==> flow/design.v <==
module router_top (
    input clock,
    input resetn,
    input packet_valid,
    input [7:0] data_in,
    input read_enb_0, read_enb_1, read_enb_2,
    output [7:0] data_out_0, data_out_1, data_out_2,
    output vld_out_0, vld_out_1, vld_out_2,
    output err,
    output busy
);
    wire [7:0] dout;
    wire [2:0] write_enb;
    wire [2:0] soft_reset;
    wire write_enb_reg;
    wire [2:0] read_enb;
    wire [2:0] empty;
    wire [2:0] full;
    wire lfd_state;
    wire detect_add;
    wire ld_state;
    wire laf_state;
    wire full_state;
    wire fifo_full;
    wire rst_int_reg;
    wire parity_done;
    wire low_packet_valid;
    assign read_enb = {read_enb_2, read_enb_1, read_enb_0};
    router_fsm FSM (.clock(clock), .resetn(resetn), .packet_valid(packet_valid), .data_in(data_in), .parity_done(parity_done), .soft_reset_0(soft_reset[0]), .soft_reset_1(soft_reset[1]), .soft_reset_2(soft_reset[2]), .fifo_full(fifo_full), .low_packet_valid(low_packet_valid), .fifo_empty_0(empty[0]), .fifo_empty_1(empty[1]), .fifo_empty_2(empty[2]), .detect_add(detect_add), .ld_state(ld_state), .laf_state(laf_state), .lfd_state(lfd_state), .full_state(full_state), .write_enb_reg(write_enb_reg), .rst_int_reg(rst_int_reg), .busy(busy));
    router_register REG (.clock(clock), .resetn(resetn), .packet_valid(packet_valid), .data_in(data_in), .fifo_full(fifo_full), .detect_add(detect_add), .ld_state(ld_state), .laf_state(laf_state), .full_state(full_state), .lfd_state(lfd_state), .rst_int_reg(rst_int_reg), .err(err), .parity_done(parity_done), .low_packet_valid(low_packet_valid), .dout(dout));
    router_sync SYNC (.clock(clock), .resetn(resetn), .data_in(data_in), .detect_add(detect_add), .write_enb_reg(write_enb_reg), .read_enb_0(read_enb_0), .read_enb_1(read_enb_1), .read_enb_2(read_enb_2), .write_enb(write_enb), .fifo_full(fifo_full), .full_0(full[0]), .full_1(full[1]), .full_2(full[2]), .empty_0(empty[0]), .empty_1(empty[1]), .empty_2(empty[2]), .soft_reset_0(soft_reset[0]), .soft_reset_1(soft_reset[1]), .soft_reset_2(soft_reset[2]), .vld_out_0(vld_out_0), .vld_out_1(vld_out_1), .vld_out_2(vld_out_2));
    router_fifo FIFO0 (.clock(clock), .resetn(resetn), .soft_reset(soft_reset[0]), .write_enb(write_enb[0]), .read_enb(read_enb[0]), .data_in({lfd_state, dout}), .lfd_state(lfd_state), .full(full[0]), .empty(empty[0]), .data_out(data_out_0));
    router_fifo FIFO1 (.clock(clock), .resetn(resetn), .soft_reset(soft_reset[1]), .write_enb(write_enb[1]), .read_enb(read_enb[1]), .data_in({lfd_state, dout}), .lfd_state(lfd_state), .full(full[1]), .empty(empty[1]), .data_out(data_out_1));
    router_fifo FIFO2 (.clock(clock), .resetn(resetn), .soft_reset(soft_reset[2]), .write_enb(write_enb[2]), .read_enb(read_enb[2]), .data_in({lfd_state, dout}), .lfd_state(lfd_state), .full(full[2]), .empty(empty[2]), .data_out(data_out_2));
endmodule
module router_fsm (
    input clock, resetn,
    input packet_valid,
    input [7:0] data_in,
    input fifo_full, fifo_empty_0, fifo_empty_1, fifo_empty_2,
    input soft_reset_0, soft_reset_1, soft_reset_2,
    input parity_done, low_packet_valid,
    output reg detect_add, ld_state, laf_state, lfd_state, full_state,
    output reg write_enb_reg, rst_int_reg, busy
);
    parameter DECODE_ADDRESS = 3'b000,
              LOAD_FIRST_DATA = 3'b001,
              LOAD_DATA = 3'b010,
              LOAD_PARITY = 3'b011,
              FIFO_FULL_STATE = 3'b100,
              LOAD_AFTER_FULL = 3'b101,
              DECODE_ADDRESS_WAIT = 3'b110,
              CHECK_PARITY_ERROR = 3'b111;
    reg [2:0] state, next_state;
    reg [1:0] addr;
    always @(posedge clock) begin
        if (~resetn)
            state <= DECODE_ADDRESS;
        else if ((soft_reset_0 && addr == 2'b00) ||
                 (soft_reset_1 && addr == 2'b01) ||
                 (soft_reset_2 && addr == 2'b10))
            state <= DECODE_ADDRESS;
        else
            state <= next_state;
    end
    always @(posedge clock) begin
        if (~resetn)
            addr <= 2'b00;
        else if (detect_add)
            addr <= data_in[1:0];
    end
    always @(*) begin
        next_state = state;
        case (state)
            DECODE_ADDRESS: begin
                if ((packet_valid && (data_in[1:0] == 2'b00) && fifo_empty_0) ||
                    (packet_valid && (data_in[1:0] == 2'b01) && fifo_empty_1) ||
                    (packet_valid && (data_in[1:0] == 2'b10) && fifo_empty_2))
                    next_state = LOAD_FIRST_DATA;
                else if ((packet_valid && (data_in[1:0] == 2'b00) && ~fifo_empty_0) ||
                         (packet_valid && (data_in[1:0] == 2'b01) && ~fifo_empty_1) ||
                         (packet_valid && (data_in[1:0] == 2'b10) && ~fifo_empty_2))
                    next_state = DECODE_ADDRESS_WAIT;
            end
            DECODE_ADDRESS_WAIT: begin
                if ((addr == 2'b00 && fifo_empty_0) ||
                    (addr == 2'b01 && fifo_empty_1) ||
                    (addr == 2'b10 && fifo_empty_2))
                    next_state = LOAD_FIRST_DATA;
            end
            LOAD_FIRST_DATA: begin
                if (fifo_full)
                    next_state = FIFO_FULL_STATE;
                else
                    next_state = LOAD_DATA;
            end
            LOAD_DATA: begin
                if (fifo_full)
                    next_state = FIFO_FULL_STATE;
                else if (~packet_valid)
                    next_state = LOAD_PARITY;
            end
            LOAD_PARITY: begin
                next_state = CHECK_PARITY_ERROR;
            end
            FIFO_FULL_STATE: begin
                if (~fifo_full)
                    next_state = LOAD_AFTER_FULL;
            end
            LOAD_AFTER_FULL: begin
                if (~parity_done && low_packet_valid)
                    next_state = LOAD_PARITY;
                else if (~parity_done && ~low_packet_valid)
                    next_state = LOAD_DATA;
                else if (parity_done)
                    next_state = DECODE_ADDRESS;
            end
            CHECK_PARITY_ERROR: begin
                if (~fifo_full)
                    next_state = DECODE_ADDRESS;
                else
                    next_state = FIFO_FULL_STATE;
            end
        endcase
    end
    always @(*) begin
        detect_add = 0;
        ld_state = 0;
        laf_state = 0;
        lfd_state = 0;
        full_state = 0;
        write_enb_reg = 0;
        rst_int_reg = 0;
        busy = 0;
        case (state)
            DECODE_ADDRESS: begin
                detect_add = 1;
            end
            DECODE_ADDRESS_WAIT: begin
                detect_add = 1;
            end
            LOAD_FIRST_DATA: begin
                lfd_state = 1;
                busy = 1;
            end
            LOAD_DATA: begin
                ld_state = 1;
                write_enb_reg = 1;
                busy = 1;
            end
            LOAD_PARITY: begin
                busy = 1;
            end
            FIFO_FULL_STATE: begin
                full_state = 1;
                busy = 1;
            end
            LOAD_AFTER_FULL: begin
                laf_state = 1;
                busy = 1;
            end
            CHECK_PARITY_ERROR: begin
                rst_int_reg = 1;
                busy = 1;
            end
        endcase
    end
endmodule
module router_register (
    input clock, resetn, packet_valid,
    input [7:0] data_in,
    input fifo_full, detect_add, ld_state, laf_state, full_state, lfd_state, rst_int_reg,
    output reg err, parity_done, low_packet_valid,
    output reg [7:0] dout
);
    reg [7:0] hold_header_byte, fifo_full_header_byte, internal_parity, packet_parity_byte;
    reg [7:0] fifo_full_data_reg;  
    reg [5:0] count;  
    always @(posedge clock) begin
        if (~resetn)
            hold_header_byte <= 8'b0;
        else if (detect_add && packet_valid)
            hold_header_byte <= data_in;
    end
    always @(posedge clock) begin
        if (~resetn)
            fifo_full_header_byte <= 8'b0;
        else if (detect_add && packet_valid)
            fifo_full_header_byte <= data_in;
    end
    always @(posedge clock) begin
        if (~resetn)
            fifo_full_data_reg <= 8'b0;
        else if (ld_state && fifo_full)
            fifo_full_data_reg <= data_in;
    end
    always @(*) begin
        if (lfd_state)
            dout = hold_header_byte;
        else if (ld_state && ~fifo_full)
            dout = data_in;
        else if (ld_state && fifo_full)
            dout = fifo_full_data_reg;
        else if (laf_state)
            dout = fifo_full_header_byte;
        else
            dout = 8'b0;
    end
    always @(posedge clock) begin
        if (~resetn)
            internal_parity <= 8'b0;
        else if (detect_add)
            internal_parity <= 8'b0;
        else if (lfd_state && packet_valid)
            internal_parity <= internal_parity ^ hold_header_byte;
        else if (ld_state && packet_valid && ~full_state)
            internal_parity <= internal_parity ^ data_in;
    end
    always @(posedge clock) begin
        if (~resetn)
            packet_parity_byte <= 8'b0;
        else if (detect_add && packet_valid)
            packet_parity_byte <= 8'b0;
        else if ((ld_state && ~packet_valid) || (laf_state && ~packet_valid && ~parity_done))
            packet_parity_byte <= data_in;
    end
    always @(posedge clock) begin
        if (~resetn)
            count <= 6'b0;
        else if (detect_add)
            count <= data_in[7:2];  
        else if (ld_state && packet_valid)
            count <= count - 1;
    end
    always @(posedge clock) begin
        if (~resetn)
            low_packet_valid <= 0;
        else
            low_packet_valid <= ~packet_valid;
    end
    always @(posedge clock) begin
        if (~resetn)
            parity_done <= 0;
        else if (detect_add)
            parity_done <= 0;
        else if ((count == 0) && (ld_state || laf_state) && (~packet_valid))
            parity_done <= 1;
    end
    always @(posedge clock) begin
        if (~resetn)
            err <= 0;
        else if (rst_int_reg)
            err <= 0;
        else if (parity_done)
            err <= (internal_parity != packet_parity_byte);
    end
endmodule
module router_sync (
    input clock, resetn,
    input [7:0] data_in,
    input detect_add, write_enb_reg,
    input read_enb_0, read_enb_1, read_enb_2,
    input empty_0, empty_1, empty_2,
    input full_0, full_1, full_2,
    output reg [2:0] write_enb,
    output reg fifo_full,
    output reg vld_out_0, vld_out_1, vld_out_2,
    output reg soft_reset_0, soft_reset_1, soft_reset_2
);
    reg [1:0] internal_addr;
    reg [4:0] timer_0, timer_1, timer_2;  
    always @(posedge clock) begin
        if (~resetn)
            internal_addr <= 2'b0;
        else if (detect_add)
            internal_addr <= data_in[1:0];
    end
    always @(*) begin
        case (internal_addr)
            2'b00: write_enb = {2'b0, write_enb_reg};
            2'b01: write_enb = {1'b0, write_enb_reg, 1'b0};
            2'b10: write_enb = {write_enb_reg, 2'b0};
            default: write_enb = 3'b0;
        endcase
    end
    always @(*) begin
        case (internal_addr)
            2'b00: fifo_full = full_0;
            2'b01: fifo_full = full_1;
            2'b10: fifo_full = full_2;
            default: fifo_full = 0;
        endcase
    end
    always @(posedge clock) begin
        if (~resetn) begin
            vld_out_0 <= 0;
            timer_0 <= 0;
            soft_reset_0 <= 0;
        end else begin
            if (~empty_0)
                vld_out_0 <= 1;
            else
                vld_out_0 <= 0;
            if (vld_out_0 && ~read_enb_0)
                timer_0 <= timer_0 + 1;
            else
                timer_0 <= 0;
            if (timer_0 == 29) begin
                soft_reset_0 <= 1;
                vld_out_0 <= 0;
                timer_0 <= 0;
            end else
                soft_reset_0 <= 0;
        end
    end
    always @(posedge clock) begin
        if (~resetn) begin
            vld_out_1 <= 0;
            timer_1 <= 0;
            soft_reset_1 <= 0;
        end else begin
            if (~empty_1)
                vld_out_1 <= 1;
            else
                vld_out_1 <= 0;
            if (vld_out_1 && ~read_enb_1)
                timer_1 <= timer_1 + 1;
            else
                timer_1 <= 0;
            if (timer_1 == 29) begin
                soft_reset_1 <= 1;
                vld_out_1 <= 0;
                timer_1 <= 0;
            end else
                soft_reset_1 <= 0;
        end
    end
    always @(posedge clock) begin
        if (~resetn) begin
            vld_out_2 <= 0;
            timer_2 <= 0;
            soft_reset_2 <= 0;
        end else begin
            if (~empty_2)
                vld_out_2 <= 1;
            else
                vld_out_2 <= 0;
            if (vld_out_2 && ~read_enb_2)
                timer_2 <= timer_2 + 1;
            else
                timer_2 <= 0;
            if (timer_2 == 29) begin
                soft_reset_2 <= 1;
                vld_out_2 <= 0;
                timer_2 <= 0;
            end else
                soft_reset_2 <= 0;
        end
    end
endmodule
module router_fifo (
    input clock, resetn, soft_reset,
    input write_enb, read_enb, lfd_state,
    input [8:0] data_in,  
    output reg [7:0] data_out,  
    output reg full, empty
);
    reg [8:0] mem [15:0];  
    reg [3:0] wr_ptr, rd_ptr;  
    reg [4:0] count;  
    always @(posedge clock) begin
        if (~resetn || soft_reset)
            wr_ptr <= 0;
        else if (write_enb && ~full)
            wr_ptr <= wr_ptr + 1;
    end
    always @(posedge clock) begin
        if (~resetn || soft_reset)
            rd_ptr <= 0;
        else if (read_enb && ~empty)
            rd_ptr <= rd_ptr + 1;
    end
    always @(posedge clock) begin
        if (~resetn || soft_reset)
            count <= 0;
        else begin
            case ({write_enb & ~full, read_enb & ~empty})
                2'b10: count <= count + 1;
                2'b01: count <= count - 1;
                default: count <= count;
            endcase
        end
    end
    always @(*) begin
        full = (count == 16);
        empty = (count == 0);
    end
    always @(posedge clock) begin
        if (write_enb && ~full)
            mem[wr_ptr] <= data_in;
    end
    always @(posedge clock) begin
        if (~resetn)
            data_out <= 8'b0;
        else if (soft_reset)
            data_out <= 8'b0;
        else if (read_enb && ~empty)
            data_out <= mem[rd_ptr][7:0];
        else if (empty)
            data_out <= 8'b0;
    end
endmodule
Lab notebook: router_top

======== Step by step through the tools: router_top ========
Each step is given for the RTL above and for the edited RTL.
"unedited" refers to lines of the RTL above, "edited" to lines of the edited file.
"change" is "edited" less "unedited", of the values as shown.
Not given: -
inputs
  top module .............................. router_top
  clock input ............................. clock
  library ................................. sky130hd
  timing corner ........................... tt_025C_1v80

======== Diff ========
The edit as a unified diff against the file above.
The edited RTL no longer does the same as the RTL above: the edit was made by script, with no optimisation intended.
begin of diff
@@ -4,5 +4,5 @@
     input packet_valid,
     input [7:0] data_in,
-    input read_enb_0, read_enb_1, read_enb_2,
+    input read_enb_0, read_enb_1, read_enb_2_in,
     output [7:0] data_out_0, data_out_1, data_out_2,
     output vld_out_0, vld_out_1, vld_out_2,
@@ -10,4 +10,6 @@
     output busy
 );
+    reg read_enb_2;
+    always @(posedge clock) read_enb_2 <= read_enb_2_in;
     wire [7:0] dout;
     wire [2:0] write_enb;
end of diff

======== After elaboration ========
Counts by Yosys on the flattened word-level netlist (proc, flatten, opt, wreduce; memories kept). Print and check cells are left out. Cells with the same type and inputs are merged into one.
Yosys's memory passes give these memory sizes; they may raise the number of words (mostly to a power of two), join words into wider ones and drop unused or constant bits.
bit counts
  element                          unedited  edited  change
  ROM bits                         64        64      0
  bits of input ports              14        14      0
  bits in writable memories        432       432     0
  register bits after elaboration  130       131     +1
  clocked read ports x word width  35        35      0
  memories                         4         4       0
  word-level cells                 239       240     +1
  output and inout port bits       29        29      0
cells by class
  element                     unedited  edited  change
  eq/ne operators             29        29      0
  add/sub/neg operators       16        16      0
  reduce/logical cells        79        79      0
  bitwise gates (word level)  26        26      0
  mux-type cells              54        54      0
memory list
  element                                       unedited                                                                                         edited
  shape (words x width / read and write ports)  FIFO0.mem 16 x 9 bit 1R1W; FIFO1.mem 16 x 9 bit 1R1W; FIFO2.mem 16 x 9 bit 1R1W; 8 x 8 bit 1R0W  FIFO0.mem 16 x 9 bit 1R1W; FIFO1.mem 16 x 9 bit 1R1W; FIFO2.mem 16 x 9 bit 1R1W; 8 x 8 bit 1R0W
operator list
  kind                                                            unedited  edited  change
  1-bit logical AND                                               37        37      0
  1-bit inverter                                                  18        18      0
  1-bit logical OR                                                13        13      0
  3-bit 2-to-1 mux                                                13        13      0
  8-bit 2-to-1 mux                                                12        12      0
  2-bit OR reduction                                              10        10      0
  1-bit 2-to-1 mux                                                9         9       0
  4-bit 2-to-1 mux                                                9         9       0
  2-bit nonzero test                                              8         8       0
  4-bit by 1-bit adder with 4-bit output with constant B          6         6       0
  5-bit by 1-bit adder with 5-bit output with constant B          6         6       0
  1-bit AND                                                       6         6       0
  5-bit equality test with constant B                             6         6       0
  2-bit by 1-bit equality test with 1-bit output with constant B  5         5       0
  2-bit equality test with constant B                             5         5       0
  3-bit equality test with constant B                             4         4       0
  5-bit logical NOT                                               3         3       0
  9-bit 2-to-1 mux                                                3         3       0
  5-bit case mux with 2-bit select                                3         3       0
  3-bit OR reduction                                              3         3       0
  5-bit by 1-bit subtractor with 5-bit output with constant B     3         3       0
  3-bit by 2-bit equality test with 1-bit output with constant B  2         2       0
  2-bit logical NOT                                               2         2       0
  6-bit 2-to-1 mux                                                2         2       0
  8-bit bitwise XOR                                               2         2       0
  3-bit by 1-bit equality test with 1-bit output with constant B  1         1       0
  3-bit logical NOT                                               1         1       0
  6-bit logical NOT                                               1         1       0
The list need not be complete.

======== Logic depth ========
Depth = most cells in a row (Yosys ltp): at word level without a register or memory, in the mapped netlist without a sequential cell, where the memories' decode and read muxes count.
logic depth
  element                       unedited  edited  change
  depth in word-level cells     10        10      0
  ABC_AREA                      0         0       -
  depth in mapped cells         14        14      0
  depth with buffers taken out  13        13      0

======== Mapped cells and area ========
Source: synth_stat.txt of the flow (Yosys; design flattened, memories mapped). It holds for the ABC_AREA given above (unset counts as 0); a run with the other value may have another netlist.
cell types
  type                       unedited  edited  change
  sky130_fd_sc_hd__dfxtp_1   149       150     +1
  sky130_fd_sc_hd__edfxtp_1  384       384     0
  sky130_fd_sc_hd__nor2_1    172       172     0
  sky130_fd_sc_hd__mux4_2    120       120     0
  sky130_fd_sc_hd__nand2_1   54        54      0
  sky130_fd_sc_hd__mux2i_1   49        49      0
  sky130_fd_sc_hd__a21oi_1   47        47      0
  sky130_fd_sc_hd__clkbuf_1  45        45      0
  sky130_fd_sc_hd__xor2_1    37        37      0
  sky130_fd_sc_hd__ha_1      34        34      0
  sky130_fd_sc_hd__inv_1     28        28      0
  sky130_fd_sc_hd__nand3_1   27        27      0
  sky130_fd_sc_hd__xnor2_1   23        23      0
  sky130_fd_sc_hd__nor3_1    16        16      0
  sky130_fd_sc_hd__nand2b_1  15        15      0
  sky130_fd_sc_hd__o21ai_0   14        14      0
  sky130_fd_sc_hd__buf_2     12        12      0
  sky130_fd_sc_hd__nand4_1   11        11      0
The list need not be complete.
synthesis totals
  element                unedited  edited   change
  cell count             1322      1323     +1
  sequential area (µm²)  14513.9   14533.9  +20.0
  mapped area (µm²)      21296.7   21316.7  +20.0
  flip-flops             533       534      +1
  buffer cells           67        67       0
The figures by module come from a second, unflattened synthesis with its own total; it is not the netlist above.
second synthesis, totals
  element                             unedited  edited   change
  cells (unflattened synthesis)       1401      1402     +1
  area (unflattened synthesis) (µm²)  22128.7   22148.7  +20.0
Each row is one instance without its submodules.
modules, unedited
  module           instances  sequential area (µm²)  area (µm²)  cells
  router_fifo      3          4344.2                 6165.9      336
  router_register  1          820.8                  1974.4      228
  router_sync      1          460.4                  888.4       88
  router_fsm       1          240.2                  768.2       77
  router_top       1          0.0                    0.0         0
modules, edited
  module           instances  sequential area (µm²)  area (µm²)  cells
  router_fifo      3          4344.2                 6165.9      336
  router_register  1          820.8                  1974.4      228
  router_sync      1          460.4                  888.4       88
  router_fsm       1          240.2                  768.2       77
  router_top       1          20.0                   20.0        1

======== Timing after synthesis ========
Source: OpenSTA report_checks on the synthesized netlist (no wires, ideal clock, input and output delay 20% of the period each), path of least setup slack; recovery checks are left aside. Register names are those of the netlist, which keeps one name where synthesis merged equal registers.
timing path after synthesis
  element                            unedited              edited                change
  path kind                          register -> register  register -> register  -
  start point                        reg FIFO1.count[0]    reg FIFO1.count[0]    -
  end point                          mem FIFO0.mem[0][5]   mem FIFO0.mem[0][5]   -
  period (ns)                        5.0                   5.0                   0.0
  stages on the path                 8                     8                     0
  path buffers                       2                     2                     0
  setup time (ns)                    0.578                 0.578                 0.000
  launch time at the first pin (ns)  0.000                 0.000                 0.000
  delay of the path (ns)             4.000                 4.000                 0.000
  path slack (ns)                    1.001                 1.001                 0.000
  required time (ns)                 4.422                 4.422                 0.000
  data arrival time (ns)             3.422                 3.422                 0.000
  synthesis period reached (ns)      3.999                 3.999                 0.000
"delay of the path" is the arrival time less input delay plus setup time.
"stages on the path" counts driving pins, that of a launching flip-flop among them; a cell with two outputs on the path counts twice.
"synthesis period reached" = period - worst setup slack (recovery checks aside). The figure is calculated, with input and output delays left at 20% of the set period.
Between the ends stands the longest chain of elaborated cells between them, by number of cells; it is not shown to be the way that was timed. Of several equally long chains one is given.
A line is the first line of the expression or statement that the cell stems from. Yosys adds cells for indexed reads and writes and turns some case tables into memories.
At most two assigning lines are given for a register; there are more.
between the ends, after synthesis, unedited
  cell sequence ........................... sky130_fd_sc_hd__dfxtp_1 -> sky130_fd_sc_hd__nor4_2 -> sky130_fd_sc_hd__a32oi_1 -> sky130_fd_sc_hd__nand2_1 -> sky130_fd_sc_hd__buf_6 -> sky130_fd_sc_hd__buf_2 -> sky130_fd_sc_hd__mux2i_1 -> sky130_fd_sc_hd__o21ai_0
  cells in the longest elaborated chain ... 7
  elaborated cells on any way between the ends .. 9
  those cells by class .................... eq/ne (1); mux (5); logic (1); reduce/logical (2)
RTL lines, path after synthesis, unedited
  element                           line  RTL
  start, declared                   370   reg [4:0] count;
  start, assigned                   388   2'b10: count <= count + 1;
  start, assigned                   389   2'b01: count <= count - 1;
  5-bit equality test               395   full = (count == 16);
  1-bit case mux with 3-bit select  287   case (internal_addr)
  1-bit logical AND                 202   else if (ld_state && fifo_full)
  8-bit 2-to-1 mux                  202
  8-bit 2-to-1 mux                  200   else if (ld_state && ~fifo_full)
  8-bit 2-to-1 mux                  198   if (lfd_state)
  9-bit 2-to-1 mux                  399   if (write_enb && ~full)
  end, declared                     368   reg [8:0] mem [15:0];
between the ends, after synthesis, edited
  cell sequence ........................... sky130_fd_sc_hd__dfxtp_1 -> sky130_fd_sc_hd__nor4_2 -> sky130_fd_sc_hd__a32oi_1 -> sky130_fd_sc_hd__nand2_1 -> sky130_fd_sc_hd__buf_6 -> sky130_fd_sc_hd__buf_2 -> sky130_fd_sc_hd__mux2i_1 -> sky130_fd_sc_hd__o21ai_0
  cells in the longest elaborated chain ... 7
  elaborated cells on any way between the ends .. 9
  those cells by class .................... eq/ne (1); mux (5); logic (1); reduce/logical (2)
RTL lines, path after synthesis, edited
  element                           line  RTL
  start, declared                   372   reg [4:0] count;
  start, assigned                   390   2'b10: count <= count + 1;
  start, assigned                   391   2'b01: count <= count - 1;
  5-bit equality test               397   full = (count == 16);
  1-bit case mux with 3-bit select  289   case (internal_addr)
  1-bit logical AND                 204   else if (ld_state && fifo_full)
  8-bit 2-to-1 mux                  204
  8-bit 2-to-1 mux                  202   else if (ld_state && ~fifo_full)
  8-bit 2-to-1 mux                  200   if (lfd_state)
  9-bit 2-to-1 mux                  401   if (write_enb && ~full)
  end, declared                     370   reg [8:0] mem [15:0];

======== Worst path after layout ========
Path of least setup slack in the final report of each run of set A (OpenROAD, finished layout, wires in). Where an end is a register, its clock arrival counts in the times.
timing path post-layout
  element                            unedited              edited                change
  path kind                          register -> register  register -> register  -
  start point                        reg FIFO1.count[0]    reg FIFO1.count[0]    -
  end point                          reg FIFO1.count[4]    reg FIFO1.count[4]    -
  required time (ns)                 4.10                  4.09                  -0.01
  path slack (ns)                    0.50                  0.57                  +0.07
  stages on the path                 11                    11                    0
  setup time (ns)                    0.06                  0.06                  0.00
  path buffers                       0                     0                     0
  period (ns)                        3.57                  3.57                  0.00
  data arrival time (ns)             3.60                  3.52                  -0.08
  launch time at the first pin (ns)  0.60                  0.59                  -0.01
Between the ends stands the longest chain of elaborated cells between them, by number of cells; it is not shown to be the way that was timed. Of several equally long chains one is given.
At most two assigning lines are given for a register; there are more.
between the ends, post-layout, unedited
  cell sequence ........................... sky130_fd_sc_hd__dfxtp_1 -> sky130_fd_sc_hd__or4_4 -> sky130_fd_sc_hd__nor2_1 -> sky130_fd_sc_hd__nor2b_1 -> sky130_fd_sc_hd__ha_1 -> sky130_fd_sc_hd__fa_1 -> sky130_fd_sc_hd__a21o_1 -> sky130_fd_sc_hd__a21oi_1 -> sky130_fd_sc_hd__xor2_1 -> sky130_fd_sc_hd__or3_1 -> sky130_fd_sc_hd__a21oi_1
  cells in the longest elaborated chain ... 5
  elaborated cells on any way between the ends .. 12
  those cells by class .................... add/sub (2); eq/ne (3); mux (1); logic (4); reduce/logical (2)
RTL lines, path post-layout, unedited
  element                                         line  RTL
  start, declared                                 370   reg [4:0] count;
  start, assigned                                 388   2'b10: count <= count + 1;
  start, assigned                                 389   2'b01: count <= count - 1;
  5-bit logical NOT                               396   empty = (count == 0);
  1-bit inverter                                  387   case ({write_enb & ~full, read_enb & ~empty})
  1-bit AND                                       387
  2-bit by 1-bit equality test with 1-bit output  387
  5-bit case mux with 2-bit select                387
  end, assigned                                   388
  end, assigned                                   389
  end, declared                                   370
between the ends, post-layout, edited
  cell sequence ........................... sky130_fd_sc_hd__dfxtp_1 -> sky130_fd_sc_hd__or4_4 -> sky130_fd_sc_hd__nor2_1 -> sky130_fd_sc_hd__nor2b_1 -> sky130_fd_sc_hd__ha_1 -> sky130_fd_sc_hd__fa_1 -> sky130_fd_sc_hd__a21o_1 -> sky130_fd_sc_hd__a21oi_1 -> sky130_fd_sc_hd__xor2_1 -> sky130_fd_sc_hd__or3_1 -> sky130_fd_sc_hd__a21oi_1
  cells in the longest elaborated chain ... 5
  elaborated cells on any way between the ends .. 12
  those cells by class .................... add/sub (2); eq/ne (3); mux (1); logic (4); reduce/logical (2)
RTL lines, path post-layout, edited
  element                                         line  RTL
  start, declared                                 372   reg [4:0] count;
  start, assigned                                 390   2'b10: count <= count + 1;
  start, assigned                                 391   2'b01: count <= count - 1;
  5-bit logical NOT                               398   empty = (count == 0);
  1-bit inverter                                  389   case ({write_enb & ~full, read_enb & ~empty})
  1-bit AND                                       389
  2-bit by 1-bit equality test with 1-bit output  389
  5-bit case mux with 2-bit select                389
  end, assigned                                   390
  end, assigned                                   391
  end, declared                                   372

======== Layout results ========
Both versions went through the flow (Yosys, OpenROAD) with the same settings in each pair. Constraints: input delay and output delay 20% of the set period each, output load 0.01 pF.
flow settings, set A
  period_ns ............................... 3.57
  CAP_MARGIN .............................. 20
  CORE_MARGIN ............................. 2
  CORE_UTILIZATION ........................ 40
  SLEW_MARGIN ............................. 20
measured results, set A
  element                                  unedited  edited    change
  post-route utilization (%)               46.8      46.7      -0.1
  chip area after synthesis (Yosys) (µm²)  21296.7   21316.7   +20.0
  final setup TNS (ns)                     0.000     0.000     0.000
  worst-case hold slack (ns)               0.457     0.446     -0.011
  standard-cell area after layout (µm²)    24617.4   24611.1   -6.3
  total design power (W)                   0.015706  0.015436  -0.000270
  lowest setup slack (ns)                  0.501     0.572     +0.071
  full die area (µm²)                      55102.9   55154.5   +51.6
  achieved clock period (ns)               3.069     2.998     -0.071
flow settings, set B
  ABC_AREA ................................ 0
  CELL_PAD_IN_SITES_DETAIL_PLACEMENT ...... 1
  CORE_UTILIZATION ........................ 36
  CTS_CLUSTER_DIAMETER .................... 81
  CTS_CLUSTER_SIZE ........................ 32
  GPL_TIMING_DRIVEN ....................... 1
  MAX_ROUTING_LAYER ....................... met5
  MIN_ROUTING_LAYER ....................... met2
  PLACE_DENSITY ........................... 0.47
  SETUP_SLACK_MARGIN ...................... -0.35
  SLEW_MARGIN ............................. 35
  TNS_END_PERCENT ......................... 95
  period_ns ............................... 3.58
  CAP_MARGIN .............................. 20
  CORE_MARGIN ............................. 2
measured results, set B
  element                                  unedited  edited    change
  post-route utilization (%)               41.2      41.5      +0.3
  chip area after synthesis (Yosys) (µm²)  21296.7   21316.7   +20.0
  final setup TNS (ns)                     0.000     0.000     0.000
  worst-case hold slack (ns)               0.402     0.468     +0.066
  standard-cell area after layout (µm²)    24222.0   24385.9   +163.9
  total design power (W)                   0.014386  0.014457  +0.000071
  lowest setup slack (ns)                  0.447     0.480     +0.033
  full die area (µm²)                      61120.2   61174.6   +54.4
  achieved clock period (ns)               3.133     3.100     -0.033
By "achieved clock period" is meant the clock period of the run minus its worst setup slack. This is arithmetic on one report: input and output delays are still those of the set period (20% each).
"total design power" rests on the timing tool's default activity at the inputs, not on a simulated workload.
